==> flow/design.v <==
package cordic_pkg;
    localparam int XY_W = 16;
    localparam int ANGLE_W = 32;
    localparam int MAX_ITER = 32;  
    localparam logic signed [31:0] ANG_PI = 32'sh8000_0000;
    localparam logic signed [31:0] ANG_PI_2 = 32'sh4000_0000;
    localparam logic signed [15:0] KINV_Q15 = 16'sd19898;  
    localparam int KINV_SHIFT = 15;
    localparam real PI = 3.14159265358979323846;
    function automatic logic signed [MAX_ITER-1:0] atan_lut(input int unsigned idx);
        case (idx)
          0: atan_lut = 32'sh2000_0000;
          1: atan_lut = 32'sh12E4_051D;
          2: atan_lut = 32'sh09FB_385B;
          3: atan_lut = 32'sh0511_11D4;
          4: atan_lut = 32'sh028B_0D43;
          5: atan_lut = 32'sh0145_77E1;
          6: atan_lut = 32'sh00A2_EC1E;
          7: atan_lut = 32'sh0051_F155;
          8: atan_lut = 32'sh0028_F953;
          9: atan_lut = 32'sh0014_7E6E;
          10: atan_lut = 32'sh000A_7CC8;
          11: atan_lut = 32'sh0005_3E64;
          12: atan_lut = 32'sh0002_9F32;
          13: atan_lut = 32'sh0001_4F99;
          14: atan_lut = 32'sh0000_A7CC;
          15: atan_lut = 32'sh0000_53E6;
          default: atan_lut = 32'sd0;
        endcase
    endfunction
endpackage
module cordic_stage #(
    parameter int XYI = 19,
    parameter int ANGLE_W = 32,
    parameter int I = 0,
    parameter logic MODE = 1'b0  
)(
    input logic clk,
    input logic rst_n,
    input logic ce,
    input logic signed [XYI:0] x_in,
    input logic signed [XYI:0] y_in,
    input logic signed [ANGLE_W-1:0] z_in,
    output logic signed [XYI:0] x_out,
    output logic signed [XYI:0] y_out,
    output logic signed [ANGLE_W-1:0] z_out
);
    typedef enum logic {MODE_ROT = 1'b0, MODE_VEC = 1'b1} cordic_mode_e;
    logic signed [XYI:0] x_shr;
    logic signed [XYI:0] y_shr;
    logic signed [ANGLE_W-1:0] atan_i;
    logic dir;
    always_comb begin
        x_shr = x_in >>> I;
        y_shr = y_in >>> I;
        atan_i = $signed(cordic_pkg::atan_lut(I));
        dir = (MODE == MODE_ROT) ? z_in[ANGLE_W-1] : y_in[XYI];
    end
    always_ff @(posedge clk or negedge rst_n) begin
        if (!rst_n) begin
            x_out <= '0;
            y_out <= '0;
            z_out <= '0;
        end else if (ce) begin
            if (MODE == MODE_ROT) begin
                x_out <= dir ? (x_in + y_shr) : (x_in - y_shr);
                y_out <= dir ? (y_in - x_shr) : (y_in + x_shr);
                z_out <= dir ? (z_in + atan_i) : (z_in - atan_i);
            end else begin
                x_out <= dir ? (x_in - y_shr) : (x_in + y_shr);
                y_out <= dir ? (y_in + x_shr) : (y_in - x_shr);
                z_out <= dir ? (z_in - atan_i) : (z_in + atan_i);
            end
        end
      end
endmodule
module cordic_preproc #(
  parameter int XY_W = 16,
  parameter int XYI = 19,
  parameter int ANGLE_W = 32
)(
  input logic clk,
  input logic rst_n,
  input logic ce,
  input logic load,
  input logic signed [XY_W-1:0] x_in,
  input logic signed [XY_W-1:0] y_in,
  input logic [ANGLE_W-1:0] angle_in,
  output logic signed [XYI:0] x0,
  output logic signed [XYI:0] y0,
  output logic signed [ANGLE_W-1:0] z0
);
  logic signed [ANGLE_W-1:0] ang_s;
  logic [1:0] quadrant;
  logic signed [XYI:0] x_ext, y_ext;
  always_comb begin
    ang_s = $signed(angle_in);
    quadrant = ang_s[ANGLE_W-1 -: 2];
    x_ext = {{(XYI-XY_W+1){x_in[XY_W-1]}}, x_in};
    y_ext = {{(XYI-XY_W+1){y_in[XY_W-1]}}, y_in};
  end
  always_ff @(posedge clk or negedge rst_n) begin
    if (!rst_n) begin
      x0 <= '0;
      y0 <= '0;
      z0 <= '0;
    end else if (ce) begin
      if (load) begin
        unique case (quadrant)
          2'b00, 2'b11: begin
            x0 <= x_ext;
            y0 <= y_ext;
            z0 <= ang_s;
          end
          2'b01: begin
            x0 <= -y_ext;
            y0 <= x_ext;
            z0 <= ang_s - $signed(cordic_pkg::ANG_PI_2);
          end
          2'b10: begin
            x0 <= y_ext;
            y0 <= -x_ext;
            z0 <= ang_s + $signed(cordic_pkg::ANG_PI_2);
          end
        endcase
      end
    end
  end
endmodule
module cordic_rotator #(
    parameter int XY_W = 16,
    parameter int ANGLE_W = 32,
    parameter int ITER = 16,
    parameter int GUARD = 3,
    parameter int GAIN_COMP = 0
)(
    input logic clk,
    input logic rst_n,
    input logic in_valid,
    output logic in_ready,
    input logic signed [XY_W-1:0] x_start,
    input logic signed [XY_W-1:0] y_start,
    input logic signed [ANGLE_W-1:0] angle,
    output logic out_valid,
    input logic out_ready,
    output logic signed [XY_W-1:0] cosine,
    output logic signed [XY_W-1:0] sine
);
    logic stall;
    logic accept;
    assign stall = out_valid && !out_ready;
    assign in_ready = !stall;
    assign accept = in_valid && in_ready;
    logic [ITER:0] vld;
    always_ff @(posedge clk or negedge rst_n) begin
        if (!rst_n) begin
            vld <= '0;
        end else if (!stall) begin
            vld <= {vld[ITER-1:0], accept};
        end
    end
    assign out_valid = vld[ITER];
    localparam int XYI = XY_W + GUARD;
    logic signed [XYI:0] x0;
    logic signed [XYI:0] y0;
    logic signed [ANGLE_W-1:0] z0;
    cordic_preproc #(
        .XY_W(XY_W),
        .XYI(XYI),
        .ANGLE_W(ANGLE_W)
    ) u_preproc (
        .clk(clk),
        .rst_n(rst_n),
        .ce(!stall),
        .load(accept),
        .x_in(x_start),
        .y_in(y_start),
        .angle_in(angle),
        .x0(x0),
        .y0(y0),
        .z0(z0)
    );
    logic signed [XYI:0] x_pipe [0:ITER];
    logic signed [XYI:0] y_pipe [0:ITER];
    logic signed [ANGLE_W-1:0] z_pipe [0:ITER];
    assign x_pipe[0] = x0;
    assign y_pipe[0] = y0;
    assign z_pipe[0] = z0;
    genvar i;
    generate
        for (i = 0; i < ITER; i++) begin : STG
            cordic_stage #(
                .XYI(XYI),
                .ANGLE_W(ANGLE_W),
                .I(i),
                .MODE(1'b0) 
            ) u_stage (
                .clk(clk),
                .rst_n(rst_n),
                .ce(!stall),
                .x_in(x_pipe[i]),
                .y_in(y_pipe[i]),
                .z_in(z_pipe[i]),
                .x_out(x_pipe[i+1]),
                .y_out(y_pipe[i+1]),
                .z_out(z_pipe[i+1])
            );
         end
    endgenerate
    logic signed [XYI:0] cos_raw, sin_raw;
    assign cos_raw = x_pipe[ITER];
    assign sin_raw = y_pipe[ITER];
    localparam int MULT_W = (XYI+1) + 16;
    logic signed [MULT_W-1:0] cos_prod, sin_prod;
    logic signed [XYI:0] cos_sc, sin_sc;
    always_comb begin
        cos_prod = $signed(cos_raw) * $signed(cordic_pkg::KINV_Q15);
        sin_prod = $signed(sin_raw) * $signed(cordic_pkg::KINV_Q15);
        cos_sc = $signed(cos_prod >>> cordic_pkg::KINV_SHIFT);
        sin_sc = $signed(sin_prod >>> cordic_pkg::KINV_SHIFT);
    end
    logic signed [XYI:0] cos_sel, sin_sel;
    always_comb begin
      if (GAIN_COMP) begin
        cos_sel = cos_sc;
        sin_sel = sin_sc;
      end else begin
        cos_sel = cos_raw;
        sin_sel = sin_raw;
      end
    end
    assign cosine = cos_sel[XY_W-1:0];
    assign sine = sin_sel[XY_W-1:0];
endmodule
module cordic_rot_top (
    input logic clk,
    input logic rst_n,
    input logic in_valid,
    output logic in_ready,
    input logic signed [15:0] x_start,
    input logic signed [15:0] y_start,
    input logic signed [31:0] angle,
    output logic out_valid,
    input logic out_ready,
    output logic signed [15:0] cosine,
    output logic signed [15:0] sine
);
    cordic_rotator #(
        .XY_W(16),
        .ANGLE_W(32),
        .ITER(16),
        .GUARD(3),
        .GAIN_COMP(1)
    ) u_rot (
        .clk(clk),
        .rst_n(rst_n),
        .in_valid(in_valid),
        .in_ready(in_ready),
        .x_start(x_start),
        .y_start(y_start),
        .angle(angle),
        .out_valid(out_valid),
        .out_ready(out_ready),
        .cosine(cosine),
        .sine(sine)
    );
endmodule
# From RTL to reports: cordic_rot_top
# Tool output for the design above before and after an edit, in the order of the flow.
# Lines under "orig" count in the file above, lines under "edited" in the edited file.
# "delta" is "edited" less "orig", of the values as shown; "change_rel_pct" is that difference over "orig", in percent.
# Library cell names are shortened.
# Not given: -
# setup
top_module	cordic_rot_top
clock_port	clk
lib	sky130hd
pvt_corner	tt_025C_1v80

# The edit
# Unified diff, file above to edited file.
# A script made this edit. It changes what the design does and was not meant as an optimisation.
# begin of diff
@@ -153,8 +153,6 @@
     assign accept = in_valid && in_ready;
     logic [ITER:0] vld;
-    always_ff @(posedge clk or negedge rst_n) begin
-        if (!rst_n) begin
-            vld <= '0;
-        end else if (!stall) begin
+    always_ff @(posedge clk) begin
+        if (!stall) begin
             vld <= {vld[ITER-1:0], accept};
         end
# end of diff

# Word level
# Yosys after proc, flatten, opt, wreduce and memory -nomap, before mapping. Print and check cells are not counted. Equal cells are merged and count once.
# bits
element	orig	edited	delta	change_rel_pct
input_bits	68	68	0	0.00
register_bits	1209	1209	0	0.00
ramBits	0	0	0	-
n_memories	0	0	0	-
out_inout_bits	34	34	0	0.00
wordCells	211	211	0	0.00
clocked_rd_ports_x_width	0	0	0	-
latch_bits	0	0	0	-
rom_bits	0	0	0	-
# op_classes
element	orig	edited	delta	change_rel_pct
mux	50	50	0	0.00
eq_ne	3	3	0	0.00
n_reduce_logical	7	7	0	0.00
bitwise	1	1	0	0.00
shift	0	0	0	-
n_cmp	0	0	0	-
n_mul	2	2	0	0.00
addsub	97	97	0	0.00
n_div	0	0	0	-
# Unchanged operator kinds not shown: 78.

# Depth
# Depth = most cells in a row (Yosys ltp): at word level without a register or memory, in the mapped netlist without a sequential cell, where the memories' decode and read muxes count.
# depth
element	orig	edited	delta	change_rel_pct
ltp_word	5	5	0	0.00
ABC_AREA	0	0	-	-
ltp_mapped	23	22	-1	-4.35
mapped_depth_nobuf	23	22	-1	-4.35

# Netlist
# Source: synth_stat.txt of the flow (Yosys; design flattened, memories mapped). It holds for the ABC_AREA given above (unset counts as 0); a run with the other value may have another netlist.
# synth_totals
element	orig	edited	delta	change_rel_pct
seq_area_um2	29403.2	29488.3	85.1	0.29
buffers	371	381	10	2.70
yosys_area_um2	106246.9	107613.2	1366.3	1.29
flip_flops	1175	1175	0	0.00
mapped_cells	12675	12848	173	1.36
# by_type
cell_type	orig	edited	delta	change_rel_pct
o21ai_0	911	543	-368	-40.40
o21ai_1	6	274	268	4466.67
xnor2_1	709	643	-66	-9.31
nor2_1	1210	1244	34	2.81
a21boi_1	1	33	32	3200.00
a21oi_1	1421	1451	30	2.11
a21boi_0	39	9	-30	-76.92
nand2b_1	176	147	-29	-16.48
nand3_1	165	194	29	17.58
nor3b_1	14	43	29	207.14
nor3_1	303	330	27	8.91
buf_1	29	55	26	89.66
inv_1	815	840	25	3.07
a21o_1	336	358	22	6.55
o21bai_1	134	113	-21	-15.67
a211oi_1	105	125	20	19.05
or3_1	76	96	20	26.32
xor2_1	509	528	19	3.73
# Unchanged cell types not shown: 6.
# Not every row of either side is listed.
# The figures by module come from a second, unflattened synthesis with its own total; it is not the netlist above.
# unflattened
element	orig	edited	delta	change_rel_pct
hier_cells	13904	13885	-19	-0.14
hier_area_um2	122764.0	122655.1	-108.9	-0.09
# Rows give one instance, submodules left out.
# modules_orig
mod	area_um2	instances	n_cells	seq_area_um2
cordic_rotator	11464.7	1	1154	425.4
cordic_stage	7128.1	1	837	1801.7
cordic_stage	7084.3	1	827	1801.7
cordic_stage	7045.5	1	809	1801.7
cordic_stage	7006.7	1	809	1801.7
cordic_stage	6934.2	1	810	1801.7
cordic_stage	6874.1	1	827	1801.7
cordic_stage	6804.0	1	790	1801.7
cordic_stage	6780.3	1	770	1801.7
cordic_stage	6761.5	1	783	1801.7
cordic_stage	6723.9	1	744	1801.7
cordic_stage	6691.4	1	784	1801.7
cordic_stage	6607.6	1	749	1801.7
cordic_stage	6471.2	1	713	1801.7
# orig: Further modules, not shown: 5.
# modules_edited
mod	area_um2	instances	n_cells	seq_area_um2
cordic_rotator	11355.9	1	1135	510.5
cordic_stage	7128.1	1	837	1801.7
cordic_stage	7084.3	1	827	1801.7
cordic_stage	7045.5	1	809	1801.7
cordic_stage	7006.7	1	809	1801.7
cordic_stage	6934.2	1	810	1801.7
cordic_stage	6874.1	1	827	1801.7
cordic_stage	6804.0	1	790	1801.7
cordic_stage	6780.3	1	770	1801.7
cordic_stage	6761.5	1	783	1801.7
cordic_stage	6723.9	1	744	1801.7
cordic_stage	6691.4	1	784	1801.7
cordic_stage	6607.6	1	749	1801.7
cordic_stage	6471.2	1	713	1801.7
# edited: Further modules, not shown: 5.

# Path before layout
# OpenSTA on the mapped netlist: ideal clock, no wires. The path of least setup slack (recovery checks aside). Input and output delay are each 20% of the period. Register names are those of the netlist, which keeps one name where synthesis merged equal registers.
# synth_timing
element	orig	edited	delta	change_rel_pct
path_kind	reg-to-output	reg-to-output	-	-
from	register u_rot.STG[15].u_stage.x_out[5]	register u_rot.STG[15].u_stage.y_out[5]	-	-
to	output port cosine[15]	output port sine[15]	-	-
out_delay_ps	1700	1700	0	0.00
period_ps	8500	8500	0	0.00
driving_pins	24	23	-1	-4.17
required_ps	6800	6800	0	0.00
setup_slack_ps	990	965	-25	-
launch_ps	0	0	0	-
n_path_buf	0	0	0	-
arrival_time_ps	5810	5835	25	0.43
path_delay_ps	5810	5835	25	0.43
synth_period_reached_ps	7510	7535	25	0.33
# "path_delay_ps" is the arrival time less input delay plus setup time.
# At an output port there is no setup time.
# "driving_pins": output pins that drive a net of the path, with the launching flip-flop's if there is one; two outputs of one cell count as two.
# "synth_period_reached_ps" is the clock period less the worst setup slack; recovery checks do not enter. This is arithmetic on one report: input and output delays are still those of the set period (20% each).
# Between the ends stands the longest chain of elaborated cells between them, by number of cells; it is not shown to be the way that was timed. Of several equally long chains one is given.
# Each line given opens the expression or statement behind the cell; cells for indexed reads and writes are added by Yosys, which also makes memories of some case tables.
# A register here has more assigning lines than the two given.
# synth_via_orig
path_cell_list	dfrtp_1 ha_1 xor2_1 ha_1 a21oi_1 fa_1 fa_1 inv_1 fa_1 inv_1 fa_1 inv_1 ha_1 a21o_1 a21o_1 a21oi_1 o21ai_0 inv_1 a21oi_1 o41ai_1 o211ai_1 o41ai_1 o21ba_2 xnor2_1
elab_chain_cells	1
cells_between	1
lines_between	1
classes_between	mul (1)
# synth_lines_orig
element	line	source
from (decl)	44	output logic signed [XYI:0] x_out,
from (assign)	66	x_out <= dir ? (x_in + y_shr) : (x_in - y_shr);
from (assign)	70	x_out <= dir ? (x_in - y_shr) : (x_in + y_shr);
20-bit by 15-bit multiplier with 30-bit output	217	cos_prod = $signed(cos_raw) * $signed(cordic_pkg::KINV_Q15);
to (decl)	245	output logic signed [15:0] cosine,
# synth_via_edited
path_cell_list	dfrtp_1 ha_1 xor2_1 ha_1 a21oi_1 fa_1 fa_1 inv_1 fa_1 inv_1 fa_1 inv_1 ha_1 a21o_1 a21o_1 a21o_1 a2111oi_0 o21ai_1 a31oi_1 o21ai_1 a31oi_1 o21bai_1 xnor2_1
elab_chain_cells	1
cells_between	1
lines_between	1
classes_between	mul (1)
# synth_lines_edited
element	line	source
from (decl)	45	output logic signed [XYI:0] y_out,
from (assign)	67	y_out <= dir ? (y_in - x_shr) : (y_in + x_shr);
from (assign)	71	y_out <= dir ? (y_in + x_shr) : (y_in - x_shr);
20-bit by 15-bit multiplier with 30-bit output	216	sin_prod = $signed(sin_raw) * $signed(cordic_pkg::KINV_Q15);
to (decl)	244	output logic signed [15:0] sine

# Path in the finished layout
# Path of least setup slack in the final report of the runs of pair A (OpenROAD, finished layout, wires in). Where an end is a register, its clock arrival counts in the times.
# The path's times are printed in steps of 10 ps; the period is the one set.
# layout_timing
element	orig	edited	delta	change_rel_pct
path_kind	reg-to-output	reg-to-output	-	-
from	register u_rot.STG[15].u_stage.x_out[8]	register u_rot.STG[15].u_stage.y_out[5]	-	-
to	output port cosine[15]	output port sine[12]	-	-
n_path_buf	4	3	-1	-25.00
driving_pins	27	25	-2	-7.41
required_ps	6710	6710	0	0.00
arrival_time_ps	6620	6450	-170	-2.57
out_delay_ps	1680	1680	0	0.00
launch_ps	810	770	-40	-4.94
setup_slack_ps	90	260	170	-
period_ps	8390	8390	0	0.00
# Between the ends stands the longest chain of elaborated cells between them, by number of cells; it is not shown to be the way that was timed. Of several equally long chains one is given.
# A register here has more assigning lines than the two given.
# layout_via_orig
path_cell_list	dfrtp_2 ha_4 xor2_1 ha_1 inv_2 fa_1 inv_1 fa_1 fa_1 inv_1 fa_1 inv_2 ha_4 a21o_1 a21oi_2 o21ai_1 inv_1 a21oi_4 o41ai_2 buf_4 o211ai_1 buf_4 o41ai_4 buf_4 o21ba_2 xnor2_1 buf_2
elab_chain_cells	1
cells_between	1
lines_between	1
classes_between	mul (1)
# layout_lines_orig
element	line	source
from (decl)	44	output logic signed [XYI:0] x_out,
from (assign)	66	x_out <= dir ? (x_in + y_shr) : (x_in - y_shr);
from (assign)	70	x_out <= dir ? (x_in - y_shr) : (x_in + y_shr);
20-bit by 15-bit multiplier with 30-bit output	217	cos_prod = $signed(cos_raw) * $signed(cordic_pkg::KINV_Q15);
to (decl)	245	output logic signed [15:0] cosine,
# layout_via_edited
path_cell_list	dfrtp_2 buf_4 ha_2 xor2_1 ha_1 a21oi_1 fa_1 inv_1 ha_1 fa_1 inv_1 fa_1 inv_1 ha_1 a21o_1 a21o_1 a21o_1 a2111oi_4 o21ai_2 a31oi_4 buf_4 o21ai_1 a21oi_1 xnor2_1 dlygate4sd2_1
elab_chain_cells	1
cells_between	1
lines_between	1
classes_between	mul (1)
# layout_lines_edited
element	line	source
from (decl)	45	output logic signed [XYI:0] y_out,
from (assign)	67	y_out <= dir ? (y_in - x_shr) : (y_in + x_shr);
from (assign)	71	y_out <= dir ? (y_in + x_shr) : (y_in - x_shr);
20-bit by 15-bit multiplier with 30-bit output	216	sin_prod = $signed(sin_raw) * $signed(cordic_pkg::KINV_Q15);
to (decl)	244	output logic signed [15:0] sine

# Measured runs
# Runs of the flow (Yosys, OpenROAD) on both versions; the two runs of a pair have the same settings. The constraints put input and output delay at 20% of the set period each and load the outputs with 0.01 pF.
# flow_settings_pair_A
period_ns	8.39
CAP_MARGIN	20
CORE_MARGIN	2
CORE_UTILIZATION	40
SLEW_MARGIN	20
# results_pair_A
element	orig	edited	delta	change_rel_pct
setup_ws_ps	90	260	170	-
finish.utilization_pct	44.3	44.1	-0.2	-
total_negative_slack_ps	0	0	0	-
period_less_ws_ps	8300	8130	-170	-2.05
fin_hold_ws_ps	463	420	-43	-
synth_area_um2	106246.9	107613.2	1366.3	1.29
finish.stdcell_area_um2	117234.0	118145.0	911.0	0.78
die_area_um2	269756.0	273200.0	3444.0	1.28
# flow_settings_pair_B
CAP_MARGIN	30
CORE_UTILIZATION	49
CTS_CLUSTER_DIAMETER	382
CTS_CLUSTER_SIZE	49
PLACE_DENSITY	0.85
SETUP_SLACK_MARGIN	1.76
SLEW_MARGIN	0
TNS_END_PERCENT	35
period_ns	6.64
CORE_MARGIN	2
# results_pair_B
element	orig	edited	delta	change_rel_pct
setup_ws_ps	-1182	-921	261	-
finish.utilization_pct	52.8	52.5	-0.3	-
total_negative_slack_ps	-20550	-21735	-1185	-
period_less_ws_ps	7822	7561	-261	-3.34
fin_hold_ws_ps	477	446	-31	-
synth_area_um2	106246.9	107613.2	1366.3	1.29
finish.stdcell_area_um2	113559.0	115073.0	1514.0	1.33
die_area_um2	220571.0	223384.0	2813.0	1.28
# By "period_less_ws_ps" is meant the clock period of the run minus its worst setup slack. This is arithmetic on one report: input and output delays are still those of the set period (20% each).
